==> flow/design.v <==
module s_axi_reg #(
    parameter DATA_WIDTH = 32,
    parameter ADDR_WIDTH = 32,
    parameter BRAM_QUANTITY = 6,
    parameter INTERNAL_ADDR_RANGE = 128,
    parameter ADDR_QUANTITY = 4
) (
    output logic [DATA_WIDTH * BRAM_QUANTITY - 1:0] m_bram_o,
    input                           clk,
    input                           areset,
    input  logic [ADDR_WIDTH - 1:0] awaddr_i,
    input  logic                    awvalid_i,
    output logic                    awready_o,
    input  logic [DATA_WIDTH - 1:0] wdata_i,
    input  logic [             3:0] wstrb_i,
    input  logic                    wvalid_i,
    output logic                    wready_o,
    input  logic [ADDR_WIDTH - 1:0] araddr_i,
    input  logic                    arvalid_i,
    output logic                    arready_o,
    output logic [DATA_WIDTH - 1:0] rdata_o,
    output logic                    rvalid_o,
    input  logic                    rready_i,
    output logic [             1:0] bresp_o,
    output logic                    bvalid_o,
    input  logic                    bready_i,
    input  logic [2:0] master_status_i,
    output logic       status_read_o,
    output logic       master_start_o
);
  logic [DATA_WIDTH - 1:0] BRAM[0 : BRAM_QUANTITY - 1];
  generate
    for (genvar j = 0; j < BRAM_QUANTITY; j++) begin : g_bram_o
      assign m_bram_o[j*DATA_WIDTH +: DATA_WIDTH] = BRAM[j];
    end
  endgenerate
  logic [ADDR_WIDTH - 1:0] write_addr;
  logic [ADDR_WIDTH - 1:0] read_addr;
  logic [DATA_WIDTH - 1:0] wdata_ff;
  logic [DATA_WIDTH - 1:0] rdata_ff;
  logic [             3:0] wstrb_ff;
  logic                    has_addr;
  logic                    has_data;
  logic                    awrite_handshake;
  logic                    write_handshake;
  logic                    resp_handshake;
  logic                    aread_handshake;
  logic                    read_handshake;
  logic                    awcorrect;
  logic                    can_write;
  logic [ADDR_WIDTH - 1:0] write_addr_index;
  assign awrite_handshake = awvalid_i && awready_o;
  assign aread_handshake = arvalid_i && arready_o;
  assign write_handshake = wvalid_i && wready_o;
  assign read_handshake = rvalid_o && rready_i;
  assign awcorrect = write_addr < BRAM_QUANTITY - 1;
  assign write_addr_index = write_addr;
  assign can_write = has_addr && has_data && awcorrect;
  assign rdata_o = rdata_ff;
  always_ff @(posedge clk or negedge areset) begin
    if (~areset) begin
      master_start_o <= '0;
    end else begin
      if (resp_handshake && write_addr == 0 && wdata_ff == 1) begin
        master_start_o <= 1;
      end
      if (master_start_o == 1) begin
        master_start_o <= 0;
      end
    end
  end
  always_ff @(posedge clk or negedge areset) begin
    if (~areset) begin
      awready_o <= 1;
    end else begin
      if (awrite_handshake) begin
        awready_o <= 0;
      end
      if (resp_handshake) begin
        awready_o <= 1;
      end
    end
  end
  always_ff @(posedge clk or negedge areset) begin
    if (~areset) begin
      arready_o <= 1;
    end else begin
      if (aread_handshake) begin
        arready_o <= 0;
      end
      if (read_handshake) begin
        arready_o <= 1;
      end
    end
  end
  always_ff @(posedge clk or negedge areset) begin
    if (~areset) begin
      write_addr <= 0;
    end else begin
      if(awrite_handshake) begin
        write_addr <= (awaddr_i[ADDR_QUANTITY * 4:0] >> 2);
      end
    end
  end
  assign read_addr = (araddr_i[ADDR_QUANTITY * 4:0] >> 2);
  always_ff @(posedge clk or negedge areset) begin
    if (~areset) begin
      wready_o <= 1;
    end else begin
      if (write_handshake) begin
        wready_o <= 0;
      end
      if (resp_handshake) begin
        wready_o <= 1;
      end
    end
  end
  always_ff @(posedge clk or negedge areset) begin
    if (~areset) begin
      rvalid_o <= 0;
    end else begin
      if (aread_handshake) begin
        rvalid_o <= 1;
      end
      if (read_handshake) begin
        rvalid_o <= 0;
      end
    end
  end
  always_ff @(posedge clk or negedge areset) begin
    if (~areset) begin
      wdata_ff <= 0;
      wstrb_ff <= 0;
    end else begin
      if (write_handshake) begin
        wdata_ff <= wdata_i;
        wstrb_ff <= wstrb_i;
      end
    end
  end
  generate
    for (genvar i = 0; i < BRAM_QUANTITY; i++) begin : g_bram
      always_ff @(posedge clk or negedge areset) begin
        if (~areset) begin
          BRAM[i] <= 0;
        end else begin
          if (can_write && write_addr_index == i) begin
            if (wstrb_ff[0] == 1) BRAM[i][7:0] <= wdata_ff[7:0];
            if (wstrb_ff[1] == 1) BRAM[i][(8*1)+7:(8*1)] <= wdata_ff[(8*1)+7:(8*1)];
            if (wstrb_ff[2] == 1) BRAM[i][(8*2)+7:(8*2)] <= wdata_ff[(8*2)+7:(8*2)];
            if (wstrb_ff[3] == 1) BRAM[i][(8*3)+7:(8*3)] <= wdata_ff[(8*3)+7:(8*3)];
          end
        end
      end
    end
  endgenerate
  always_ff @(posedge clk or negedge areset) begin
    if (~areset) begin
      rdata_ff <= 0;
    end else begin
      if (aread_handshake) begin
        rdata_ff <= read_addr < BRAM_QUANTITY - 1 ? BRAM[read_addr[2:0]] : DATA_WIDTH'(master_status_i);
      end
    end
  end
  assign status_read_o = aread_handshake && read_addr >= BRAM_QUANTITY - 1 ? 1 : 0;
  assign resp_handshake = bvalid_o && bready_i;
  always_ff @(posedge clk or negedge areset) begin
    if (~areset) begin
      bvalid_o <= 0;
    end else begin
      if (has_addr && has_data) begin
        bvalid_o <= 1;
      end
      if (resp_handshake) begin
        bvalid_o <= 0;
      end
    end
  end
  always_ff @(posedge clk or negedge areset) begin
    if (~areset) begin
      bresp_o <= 0;
    end else begin
      if (has_addr) begin
        bresp_o <= awcorrect ? 0 : 2;
      end
      if (resp_handshake) begin
        bresp_o <= 0;
      end
    end
  end
  always_ff @(posedge clk or negedge areset) begin
    if (~areset) begin
      has_addr <= 0;
    end else begin
      if (awrite_handshake) begin
        has_addr <= 1;
      end
      if (resp_handshake) begin
        has_addr <= 0;
      end
    end
  end
  always_ff @(posedge clk or negedge areset) begin
    if (~areset) begin
      has_data <= 0;
    end else begin
      if (write_handshake) begin
        has_data <= 1;
      end
      if (resp_handshake) begin
        has_data <= 0;
      end
    end
  end
endmodule
module m_axi_reg #(
    parameter DATA_WIDTH = 32,
    parameter ADDR_WIDTH = 32,
    parameter BRAM_QUANTITY = 6,
    parameter AWSIZE = (DATA_WIDTH >> 3)
) (
    input                           clk,
    input                           areset,
    input  logic [DATA_WIDTH * BRAM_QUANTITY - 1:0] bram_i,
    output logic [             3:0] awid_o,
    output logic [             7:0] awlen_o,
    output logic [             2:0] awsize_o,
    output logic [             1:0] awburst_o,
    output logic [ADDR_WIDTH - 1:0] awaddr_o,
    output logic                    awvalid_o,
    input  logic                    awready_i,
    output logic [             3:0] wid_o,
    output logic [DATA_WIDTH - 1:0] wdata_o,
    output logic [             3:0] wstrb_o,
    output logic                    wlast_o,
    output logic                    wvalid_o,
    input  logic                    wready_i,
    input  logic [             3:0] bid_i,
    input  logic [             1:0] bresp_i,
    input  logic                    bvalid_i,
    output logic                    bready_o,
    output logic [             2:0] master_status_o,
    input  logic                    status_read_i,
    input  logic                    master_start_i
);
  logic [DATA_WIDTH - 1:0]             current_burst_cnt;
  logic [DATA_WIDTH - 1:0]             burst_len;
  logic [             3:0] awid_ff;
  localparam ENABLED = 0, ADDR_W_0 = 1, ADDR_W_1 = 2, LENGTH = 3, INCR_STEP = 4, BTYPE = 5, STATUS = 6;
  logic [DATA_WIDTH - 1:0] BRAM [0 : BRAM_QUANTITY - 1];
  generate
    for (genvar j = 0; j < BRAM_QUANTITY; j++) begin : g_bram_i
      assign BRAM[j] = bram_i[j*DATA_WIDTH +: DATA_WIDTH];
    end
  endgenerate
  logic                     awrite_handshake;
  logic                     write_handshake;
  logic                     response_handshake;
  logic                     is_last_burst;
  logic [DATA_WIDTH - 1:0]  counter_ff;
  logic                     start_transaction;
  logic                     making_transaction;
  logic                     burst_processing;
  logic                     finished_transaction;
  logic                     enabled_last;
  assign awrite_handshake = awvalid_o && awready_i;
  assign write_handshake = wvalid_o && wready_i;
  assign response_handshake = bvalid_i && bready_o;
  assign is_last_burst = current_burst_cnt + 1 >= burst_len;
  assign awid_o = awid_ff;
  assign wid_o = awid_ff;
  always_ff @(posedge clk or negedge areset) begin
    if (~areset) begin
      master_status_o <= '0;
    end else begin
      if(status_read_i) begin
        master_status_o <= '0;
      end
      if(response_handshake) begin
        master_status_o <= { 1'b1, bresp_i };
      end
    end
  end
  always_ff @(posedge clk or negedge areset) begin
    if (~areset) begin
      awid_ff <= '0;
    end else begin
      if(finished_transaction) begin
        awid_ff <= awid_ff + 1;
      end
    end
  end
  assign start_transaction = master_start_i;
  always_ff @(posedge clk or negedge areset) begin
    if (~areset) begin
      making_transaction <= '0;
    end else begin
      if(start_transaction) begin
        making_transaction <= 1;
      end
      if(response_handshake) begin
        making_transaction <= 0;
      end
    end
  end
  always_ff @(posedge clk or negedge areset) begin
    if (~areset) begin
      finished_transaction <= '0;
    end else begin
      if(finished_transaction) begin
        finished_transaction <= 0;
      end
      if(response_handshake) begin
        finished_transaction <= 1;
      end
    end
  end
  always_ff @(posedge clk or negedge areset) begin
    if (~areset) begin
      burst_processing <= 0;
    end else begin
      if(awrite_handshake) begin
        burst_processing <= 1;
      end
      if(wlast_o && write_handshake) begin
        burst_processing <= 0;
      end
    end
  end
  always_ff @(posedge clk or negedge areset) begin
    if (~areset) begin
      awvalid_o <= '0;
    end else begin
      if(start_transaction && !making_transaction) begin
        awvalid_o <= 1;
      end
      if(awrite_handshake) begin
        awvalid_o <= 0;
      end
    end
  end
  assign awaddr_o = ADDR_WIDTH'({ BRAM[ADDR_W_1], BRAM[ADDR_W_0] });
  always_ff @(posedge clk or negedge areset) begin
    if (~areset) begin
      wvalid_o <= '0;
    end else begin
      if(burst_processing && !wvalid_o) 
        wvalid_o <= 1;
      if(write_handshake) 
        wvalid_o <= 0;
    end
  end
  always_ff @(posedge clk or negedge areset) begin
    if (~areset) begin
      wdata_o <= '0;
      wstrb_o <= '1;
    end else begin
      if(awrite_handshake) begin
        wdata_o <= counter_ff;
      end
      if(burst_processing && write_handshake) begin
        wdata_o <= counter_ff + BRAM[INCR_STEP];
      end
    end
  end
  always_ff @(posedge clk or negedge areset) begin
    if (~areset) begin
      bready_o <= '0;
    end else begin
      if(awrite_handshake) begin
        bready_o <= 1;
      end
      if(response_handshake) begin
        bready_o <= 0;
      end
    end
  end
  always_ff @(posedge clk or negedge areset) begin
    if (~areset) begin
      awburst_o <= 0;
      awsize_o <= 'b010;
    end else begin
      if(start_transaction)
      begin
        awburst_o <= 2'b01;
        awsize_o <= 3'b010;
      end
    end
  end
  always_ff @(posedge clk or negedge areset) begin
    if (~areset) begin
      awlen_o <= 0;
    end else begin
      if(start_transaction) begin
        awlen_o <= 8'((BRAM[LENGTH] / AWSIZE) - 1);
      end
    end
  end
  assign wlast_o = is_last_burst;
  assign burst_len = DATA_WIDTH'(awlen_o) + 1;
  always_ff @(posedge clk or negedge areset) begin
    if (~areset) begin
      current_burst_cnt <= 0;
    end else begin
      if(start_transaction && !making_transaction) begin
        current_burst_cnt <= 0;
      end
      if(burst_processing && write_handshake) begin
        if(is_last_burst) 
          current_burst_cnt <= 0;
        else 
          current_burst_cnt <= current_burst_cnt + 1;
      end
    end
  end
  always_ff @(posedge clk or negedge areset) begin
    if (~areset) begin
      counter_ff <= '0;
    end else begin
      if(burst_processing && write_handshake) begin
        counter_ff <= counter_ff + BRAM[INCR_STEP];
      end
      if(finished_transaction) begin
        counter_ff <= '0;
      end
    end
  end
endmodule
module master_top#(
    parameter DATA_WIDTH = 32,
    parameter ADDR_WIDTH = 32,
    parameter BRAM_QUANTITY = 6,
    parameter INTERNAL_ADDR_RANGE = 128
)(
    input                           clk,
    input                           areset,
    input  logic [             3:0] awid_i,
    input  logic [ADDR_WIDTH - 1:0] awaddr_i,
    input  logic                    awvalid_i,
    output logic                    awready_o,
    input  logic [             3:0] wid_i,
    input  logic [DATA_WIDTH - 1:0] wdata_i,
    input  logic [             3:0] wstrb_i,
    input  logic                    wlast_i,
    input  logic                    wvalid_i,
    output logic                    wready_o,
    input  logic [             3:0] arid_i,
    input  logic [ADDR_WIDTH - 1:0] araddr_i,
    input  logic                    arvalid_i,
    output logic                    arready_o,
    output logic [             3:0] rid_o,
    output logic [DATA_WIDTH - 1:0] rdata_o,
    output logic                    rlast_o,
    output logic                    rvalid_o,
    input  logic                    rready_i,
    output logic [             3:0] bid_o,
    output logic [             1:0] bresp_o,
    output logic                    bvalid_o,
    input  logic                    bready_i,
    output logic [             3:0] m_awid_o,
    output logic [             7:0] m_awlen_o,
    output logic [             2:0] m_awsize_o,
    output logic [             1:0] m_awburst_o,
    output logic [ADDR_WIDTH - 1:0] m_awaddr_o,
    output logic                    m_awvalid_o,
    input  logic                    m_awready_i,
    output logic [             3:0] m_wid_o,
    output logic [DATA_WIDTH - 1:0] m_wdata_o,
    output logic [             3:0] m_wstrb_o,
    output logic                    m_wlast_o,
    output logic                    m_wvalid_o,
    input  logic                    m_wready_i,
    input  logic [             3:0] m_bid_i,
    input  logic [             1:0] m_bresp_i,
    input  logic                    m_bvalid_i,
    output logic                    m_bready_o
);
wire [DATA_WIDTH * BRAM_QUANTITY - 1:0] m_bram;
assign rid_o   = 4'd0;
assign bid_o   = 4'd0;
assign rlast_o = 1'b1;
wire [             2:0] master_status;
wire                    master_start;
wire                    status_read;
s_axi_reg #(
    .DATA_WIDTH (DATA_WIDTH),
    .ADDR_WIDTH (ADDR_WIDTH),
    .BRAM_QUANTITY (BRAM_QUANTITY),
    .INTERNAL_ADDR_RANGE (INTERNAL_ADDR_RANGE)
) axi_slave_0
(
    .clk            (clk),
    .areset         (areset),
    .m_bram_o       (m_bram),
    .awaddr_i       (awaddr_i),
    .awvalid_i      (awvalid_i),
    .awready_o      (awready_o),
    .wdata_i        (wdata_i),
    .wstrb_i        (wstrb_i),
    .wvalid_i       (wvalid_i),
    .wready_o       (wready_o),
    .bresp_o        (bresp_o),
    .bvalid_o       (bvalid_o),
    .araddr_i       (araddr_i),
    .arvalid_i      (arvalid_i),
    .rready_i       (rready_i),
    .bready_i       (bready_i),
    .arready_o      (arready_o),
    .rvalid_o       (rvalid_o),
    .rdata_o        (rdata_o),
    .master_status_i(master_status),
    .status_read_o  (status_read),
    .master_start_o (master_start)
);
m_axi_reg #(
    .DATA_WIDTH (DATA_WIDTH),
    .ADDR_WIDTH (ADDR_WIDTH),
    .BRAM_QUANTITY (BRAM_QUANTITY)
) axi_master_0
(
    .clk            (clk),
    .areset         (areset),
    .bram_i         (m_bram),
    .awid_o         (m_awid_o),
    .awlen_o        (m_awlen_o),
    .awsize_o       (m_awsize_o),
    .awburst_o      (m_awburst_o),
    .awaddr_o       (m_awaddr_o),
    .awvalid_o      (m_awvalid_o),
    .awready_i      (m_awready_i),
    .wid_o          (m_wid_o),
    .wdata_o        (m_wdata_o),
    .wstrb_o        (m_wstrb_o),
    .wlast_o        (m_wlast_o),
    .wvalid_o       (m_wvalid_o),
    .wready_i       (m_wready_i),
    .bid_i          (m_bid_i),
    .bresp_i        (m_bresp_i),
    .bvalid_i       (m_bvalid_i),
    .bready_o       (m_bready_o),
    .master_status_o(master_status),
    .status_read_i  (status_read),
    .master_start_i (master_start)
);
endmodule
---- Tool chain data of master_top ----
What the tools print for master_top, step after step.
Lines are those of the file above, counted from 1.
Library cell names are shortened.
A cell with n/a has no value.
design
  design top .............................. master_top
  clock ................................... clk
  library ................................. sky130hd
  corner .................................. tt_025C_1v80

---- After elaboration ----
Yosys after proc, flatten, opt, wreduce and memory -nomap, before mapping. Print and check cells are not counted. Equal cells are merged and count once.
storage and ports
  register bits after elaboration ......... 403
  input port bits ......................... 129
  output and inout bits ................... 141
  cells after elaboration ................. 176
cells by class
  add/sub/neg operators ................... 5
  order comparisons ....................... 4
  equal/unequal tests ..................... 11
  multiplexer cells ....................... 41
  reduce/logical cells .................... 65
operators with widths
  operator                                                                count
  32-bit two-way mux                                                      8
  32-bit case mux with 6-bit select                                       1
  2-bit AND reduction                                                     24
  32-bit by 1-bit adder with 32-bit output with constant B                1
  32-bit by 1-bit == test with 1-bit output with constant B               1
  32-bit adder                                                            1
  32-bit by 9-bit >= comparator with 1-bit output                         1
  32-bit zero test                                                        1
  15-bit by 2-bit == test with 1-bit output with constant B               2
  15-bit by 3-bit less-than comparator with 1-bit output with constant B  2
  15-bit by 3-bit == test with 1-bit output with constant B               2
  2-bit nonzero test                                                      14
  1-bit two-way mux                                                       27
  1-bit logical AND                                                       23
  15-bit by 1-bit == test with 1-bit output with constant B               1
  15-bit by 3-bit >= comparator with 1-bit output with constant B         1
  8-bit by 1-bit adder with 9-bit output with constant B                  1
  8-bit by 1-bit subtractor with 8-bit output with constant B             1
  3-bit by 2-bit == test with 1-bit output with constant B                2
  3-bit == test with constant B                                           2
  3-bit two-way mux                                                       2
  2-bit two-way mux                                                       3
  4-bit by 1-bit adder with 4-bit output with constant B                  1
  3-bit by 1-bit == test with 1-bit output with constant B                1
  3-bit zero test                                                         1
  1-bit zero test                                                         2

---- Logic depth ----
Longest topological path by Yosys (ltp), each cell counted once; first at word level (registers and memories cut), then after technology mapping (sequential cells cut; the memories' decode and read muxes count).
depth
  word-level depth ........................ 5
  ABC_AREA ................................ 0
  mapped depth ............................ 13
  depth with buffers taken out ............ 12

---- Netlist ----
Yosys stat after the flow's synthesis: flattened, memories mapped to cells. It holds for the ABC_AREA given above (unset counts as 0); a run with the other value may have another netlist.
The area totals of this step are shown rounded.
cells by type
  cell type  count  total area (um2)
  dfrtp_1    399    9.98E+03
  mux2_2     216    2.43E+03
  a21oi_1    130    650.624
  mux2i_1    64     640.614
  nand2_1    159    596.822
  ha_1       44     550.528
  o21ai_0    94     470.451
  clkbuf_1   101    379.114
  nor2_1     83     311.549
  xnor2_1    33     289.027
  and3_1     34     212.704
  xor2_1     23     201.443
  a22o_1     22     192.685
  buf_4      23     172.666
  a211oi_1   21     157.651
  o221ai_1   18     157.651
  a21o_1     19     142.637
  o31ai_1    19     142.637
Not listed: further types 57, cells in them 241.
synthesis totals
  mapped cells ............................ 1743
  cell area after synthesis ............... 0.01931 mm2
  sequential area ......................... 0.01006 mm2
  flip-flop cells ......................... 402
  buffers ................................. 132
The figures by module come from a second, unflattened synthesis with its own total; it is not the netlist above.
unflattened totals
  cells (unflattened synthesis) ........... 1782
  area (unflattened synthesis) ............ 0.02002 mm2
Rows give one instance, submodules left out.
by module
  module      times used  cells  area (mm2)  sequential area (mm2)
  s_axi_reg   1           943    0.01243     0.007111
  m_axi_reg   1           828    0.007521    0.002953
  master_top  1           11     0.0000751   0

---- Worst setup path after synthesis ----
Source: OpenSTA report_checks on the synthesized netlist (no wires, ideal clock, input and output delay 20% of the period each), path of least setup slack; recovery checks are left aside. Register names are those of the netlist, which keeps one name where synthesis merged equal registers.
path after synthesis
  kind .................................... reg-to-output
  start point ............................. register axi_master_0.current_burst_cnt[2]
  end point ............................... output port m_wlast_o
  clock period ............................ 8.0 ns
  output delay ............................ 1.600 ns
  time at the first pin ................... 0.000 ns
  arrival ................................. 2.672 ns
  required time ........................... 6.400 ns
  setup slack ............................. 3.728 ns
  path delay .............................. 2.672 ns
  stages on the path ...................... 13
  synthesis period reached ................ 4.272 ns
"path delay" is the arrival time less input delay plus setup time.
At an output port there is no setup time.
"stages on the path": output pins that drive a net of the path, with the launching flip-flop's if there is one; two outputs of one cell count as two.
"synthesis period reached" is the clock period less the worst setup slack; recovery checks do not enter. This is arithmetic on one report: input and output delays are still those of the set period (20% each).
Between the ends stands the longest chain of elaborated cells between them, by number of cells; it is not shown to be the way that was timed. Of several equally long chains one is given.
Each line given opens the expression or statement behind the cell; cells for indexed reads and writes are added by Yosys, which also makes memories of some case tables.
A register here has more assigning lines than the two given.
between the ends, after synthesis
  path through ............................ dfrtp_1 -> and3_2 -> and3_1 -> clkbuf_1 -> nand2_1 -> xnor2_1 -> ha_1 -> a21o_1 -> a21oi_1 -> o2111ai_1 -> nor4_1 -> o211ai_1 -> or3_1
  cells in the longest elaborated chain ... 2
  elaborated cells between the ends (all ways) .. 2
RTL lines, path after synthesis
  what                                             line  RTL
  start, declared                                  247   logic [DATA_WIDTH - 1:0]             current_burst_cnt;
  start, assigned                                  404   current_burst_cnt <= 0;
  start, assigned                                  413   current_burst_cnt <= current_burst_cnt + 1;
  32-bit by 1-bit adder with 32-bit output         270   assign is_last_burst = current_burst_cnt + 1 >= burst_len;
  32-bit by 9-bit >= comparator with 1-bit output  270
  end, declared                                    471   output logic                    m_wlast_o,

---- Worst path after layout ----
From the final timing report of run A: the path of least setup slack in the routed layout; clock arrival at registers is part of the times.
path after layout
  kind .................................... reg-to-output
  start point ............................. register axi_master_0.current_burst_cnt[1]
  end point ............................... output port m_wlast_o
  clock period ............................ 4.46 ns
  output delay ............................ 0.89 ns
  time at the first pin ................... 0.57 ns
  arrival ................................. 3.63 ns
  required time ........................... 3.57 ns
  setup slack ............................. -0.06 ns
  stages on the path ...................... 11
Between the ends stands the longest chain of elaborated cells between them, by number of cells; it is not shown to be the way that was timed. Of several equally long chains one is given.
A register here has more assigning lines than the two given.
between the ends, after layout
  path through ............................ dfrtp_1 -> ha_4 -> nand2_2 -> or3_4 -> or4_1 -> a21oi_1 -> a31oi_1 -> nor4_1 -> o211ai_1 -> or3_4 -> dlygate4sd2_1
  cells in the longest elaborated chain ... 2
  elaborated cells between the ends (all ways) .. 2
RTL lines, path after layout
  what                                             line  RTL
  start, declared                                  247   logic [DATA_WIDTH - 1:0]             current_burst_cnt;
  start, assigned                                  404   current_burst_cnt <= 0;
  start, assigned                                  413   current_burst_cnt <= current_burst_cnt + 1;
  32-bit by 1-bit adder with 32-bit output         270   assign is_last_burst = current_burst_cnt + 1 >= burst_len;
  32-bit by 9-bit >= comparator with 1-bit output  270
  end, declared                                    471   output logic                    m_wlast_o,

Lab notebook: master_top

Stored flow runs of master_top (4 of them; Yosys, OpenROAD, sky130hd). They differ in their settings and are not a sequence. Constraints: input delay and output delay 20% of the set period each, output load 0.01 pF.
"clock period achieved" = clock period - worst setup slack. The figure is calculated, with input and output delays left at 20% of the set period.
By "power consumption" is meant OpenSTA's value without simulated activity: inputs other than the clock are taken to toggle once in ten clock periods, and the tool carries that through the logic.
The results are shown rounded.

======== run A ========
==> flow/run.sh <==
#!/bin/bash
# the make line also repeats the synthesis and layout settings of config.mk as NAME=value (left out here)
make -C /OpenROAD-flow-scripts/flow DESIGN_CONFIG=/design/flow/config.mk WORK_HOME=/design/flow/orfs CLKGATE_MAP_FILE= finish
==> flow/config.mk <==
export PLATFORM = sky130hd
export DESIGN_NAME = master_top
export DESIGN_NICKNAME = master_top
export VERILOG_FILES = /design/flow/design.v
export SDC_FILE = /design/flow/constraint.sdc
export NUM_CORES = 4
export LEC_CHECK = 0
export CAP_MARGIN = 20
export CELL_PAD_IN_SITES_DETAIL_PLACEMENT = 1
export CELL_PAD_IN_SITES_GLOBAL_PLACEMENT = 1
export CORE_ASPECT_RATIO = 1.21
export CORE_MARGIN = 8
export CORE_UTILIZATION = 22
export GPL_ROUTABILITY_DRIVEN = 1
export GPL_TIMING_DRIVEN = 0
export HOLD_SLACK_MARGIN = 0.12
export MIN_ROUTING_LAYER = met1
export PLACE_DENSITY_LB_ADDON = 0.24
export SETUP_SLACK_MARGIN = -0.27
export SLEW_MARGIN = 20
export TNS_END_PERCENT = 85
==> flow/constraint.sdc <==
create_clock -name core_clock -period 4.46 [get_ports {clk}]
set_input_delay 0.8920 -clock core_clock [delete_from_list [all_inputs] [get_ports {clk}]]
set_output_delay 0.8920 -clock core_clock [all_outputs]
set_load 0.01 [all_outputs]

-------- measured, run A --------
  area of the standard cells in the finished layout .. 0.02464 mm2
  post-route utilization .................. 28.3%
  Yosys chip area after synthesis ......... 0.01931 mm2
  clock period achieved ................... 4.520 ns
  setup slack of the critical path ........ -0.060 ns
  total negative setup slack .............. -0.060 ns
  die footprint ........................... 0.09757 mm2
  power consumption ....................... 9.897 mW

======== run B ========
==> flow/run.sh <==
#!/bin/bash
# the make line also repeats the synthesis and layout settings of config.mk as NAME=value (left out here)
make -C /OpenROAD-flow-scripts/flow DESIGN_CONFIG=/design/flow/config.mk WORK_HOME=/design/flow/orfs CLKGATE_MAP_FILE= finish
==> flow/config.mk <==
export PLATFORM = sky130hd
export DESIGN_NAME = master_top
export DESIGN_NICKNAME = master_top
export VERILOG_FILES = /design/flow/design.v
export SDC_FILE = /design/flow/constraint.sdc
export NUM_CORES = 4
export LEC_CHECK = 0
export ABC_AREA = 1
export CAP_MARGIN = 20
export CORE_MARGIN = 2
export CORE_UTILIZATION = 64
export CTS_CLUSTER_SIZE = 15
export GPL_ROUTABILITY_DRIVEN = 0
export GPL_TIMING_DRIVEN = 0
export HOLD_SLACK_MARGIN = -0.1
export PLACE_DENSITY = 0.66
export SETUP_SLACK_MARGIN = 0.43
export SLEW_MARGIN = 20
==> flow/constraint.sdc <==
create_clock -name core_clock -period 8.01 [get_ports {clk}]
set_input_delay 1.6020 -clock core_clock [delete_from_list [all_inputs] [get_ports {clk}]]
set_output_delay 1.6020 -clock core_clock [all_outputs]
set_load 0.01 [all_outputs]

-------- measured, run B --------
  area of the standard cells in the finished layout .. 0.02354 mm2
  post-route utilization .................. 79.0%
  Yosys chip area after synthesis ......... 0.01946 mm2
  clock period achieved ................... 5.465 ns
  setup slack of the critical path ........ 2.545 ns
  total negative setup slack .............. 0.000 ns
  die footprint ........................... 0.03181 mm2
  power consumption ....................... 5.806 mW

======== run C ========
==> flow/run.sh <==
#!/bin/bash
# the make line also repeats the synthesis and layout settings of config.mk as NAME=value (left out here)
make -C /OpenROAD-flow-scripts/flow DESIGN_CONFIG=/design/flow/config.mk WORK_HOME=/design/flow/orfs CLKGATE_MAP_FILE= finish
==> flow/config.mk <==
export PLATFORM = sky130hd
export DESIGN_NAME = master_top
export DESIGN_NICKNAME = master_top
export VERILOG_FILES = /design/flow/design.v
export SDC_FILE = /design/flow/constraint.sdc
export NUM_CORES = 4
export LEC_CHECK = 0
export CAP_MARGIN = 20
export CELL_PAD_IN_SITES_DETAIL_PLACEMENT = 1
export CELL_PAD_IN_SITES_GLOBAL_PLACEMENT = 1
export CORE_ASPECT_RATIO = 1.21
export CORE_MARGIN = 3
export CORE_UTILIZATION = 22
export GPL_ROUTABILITY_DRIVEN = 1
export GPL_TIMING_DRIVEN = 0
export HOLD_SLACK_MARGIN = 0.01
export MIN_ROUTING_LAYER = met1
export PLACE_DENSITY_LB_ADDON = 0.24
export SETUP_SLACK_MARGIN = 0.17
export SLEW_MARGIN = 20
export TNS_END_PERCENT = 85
==> flow/constraint.sdc <==
create_clock -name core_clock -period 4.46 [get_ports {clk}]
set_input_delay 0.8920 -clock core_clock [delete_from_list [all_inputs] [get_ports {clk}]]
set_output_delay 0.8920 -clock core_clock [all_outputs]
set_load 0.01 [all_outputs]

-------- measured, run C --------
  area of the standard cells in the finished layout .. 0.02465 mm2
  post-route utilization .................. 28.5%
  Yosys chip area after synthesis ......... 0.01931 mm2
  clock period achieved ................... 4.232 ns
  setup slack of the critical path ........ 0.228 ns
  total negative setup slack .............. 0.000 ns
  die footprint ........................... 0.0914 mm2
  power consumption ....................... 9.727 mW

======== run D ========
==> flow/run.sh <==
#!/bin/bash
# the make line also repeats the synthesis and layout settings of config.mk as NAME=value (left out here)
make -C /OpenROAD-flow-scripts/flow DESIGN_CONFIG=/design/flow/config.mk WORK_HOME=/design/flow/orfs CLKGATE_MAP_FILE= finish
==> flow/config.mk <==
export PLATFORM = sky130hd
export DESIGN_NAME = master_top
export DESIGN_NICKNAME = master_top
export VERILOG_FILES = /design/flow/design.v
export SDC_FILE = /design/flow/constraint.sdc
export NUM_CORES = 4
export LEC_CHECK = 0
export CAP_MARGIN = 20
export CELL_PAD_IN_SITES_DETAIL_PLACEMENT = 1
export CORE_ASPECT_RATIO = 1.21
export CORE_MARGIN = 2
export CORE_UTILIZATION = 59
export GPL_ROUTABILITY_DRIVEN = 1
export GPL_TIMING_DRIVEN = 0
export MIN_ROUTING_LAYER = met1
export PLACE_DENSITY_LB_ADDON = 0.14
export SETUP_SLACK_MARGIN = 0.17
export SLEW_MARGIN = 20
export TNS_END_PERCENT = 85
==> flow/constraint.sdc <==
create_clock -name core_clock -period 4.46 [get_ports {clk}]
set_input_delay 0.8920 -clock core_clock [delete_from_list [all_inputs] [get_ports {clk}]]
set_output_delay 0.8920 -clock core_clock [all_outputs]
set_load 0.01 [all_outputs]

-------- run D --------
  did not finish, routing stopped with GRT-0232
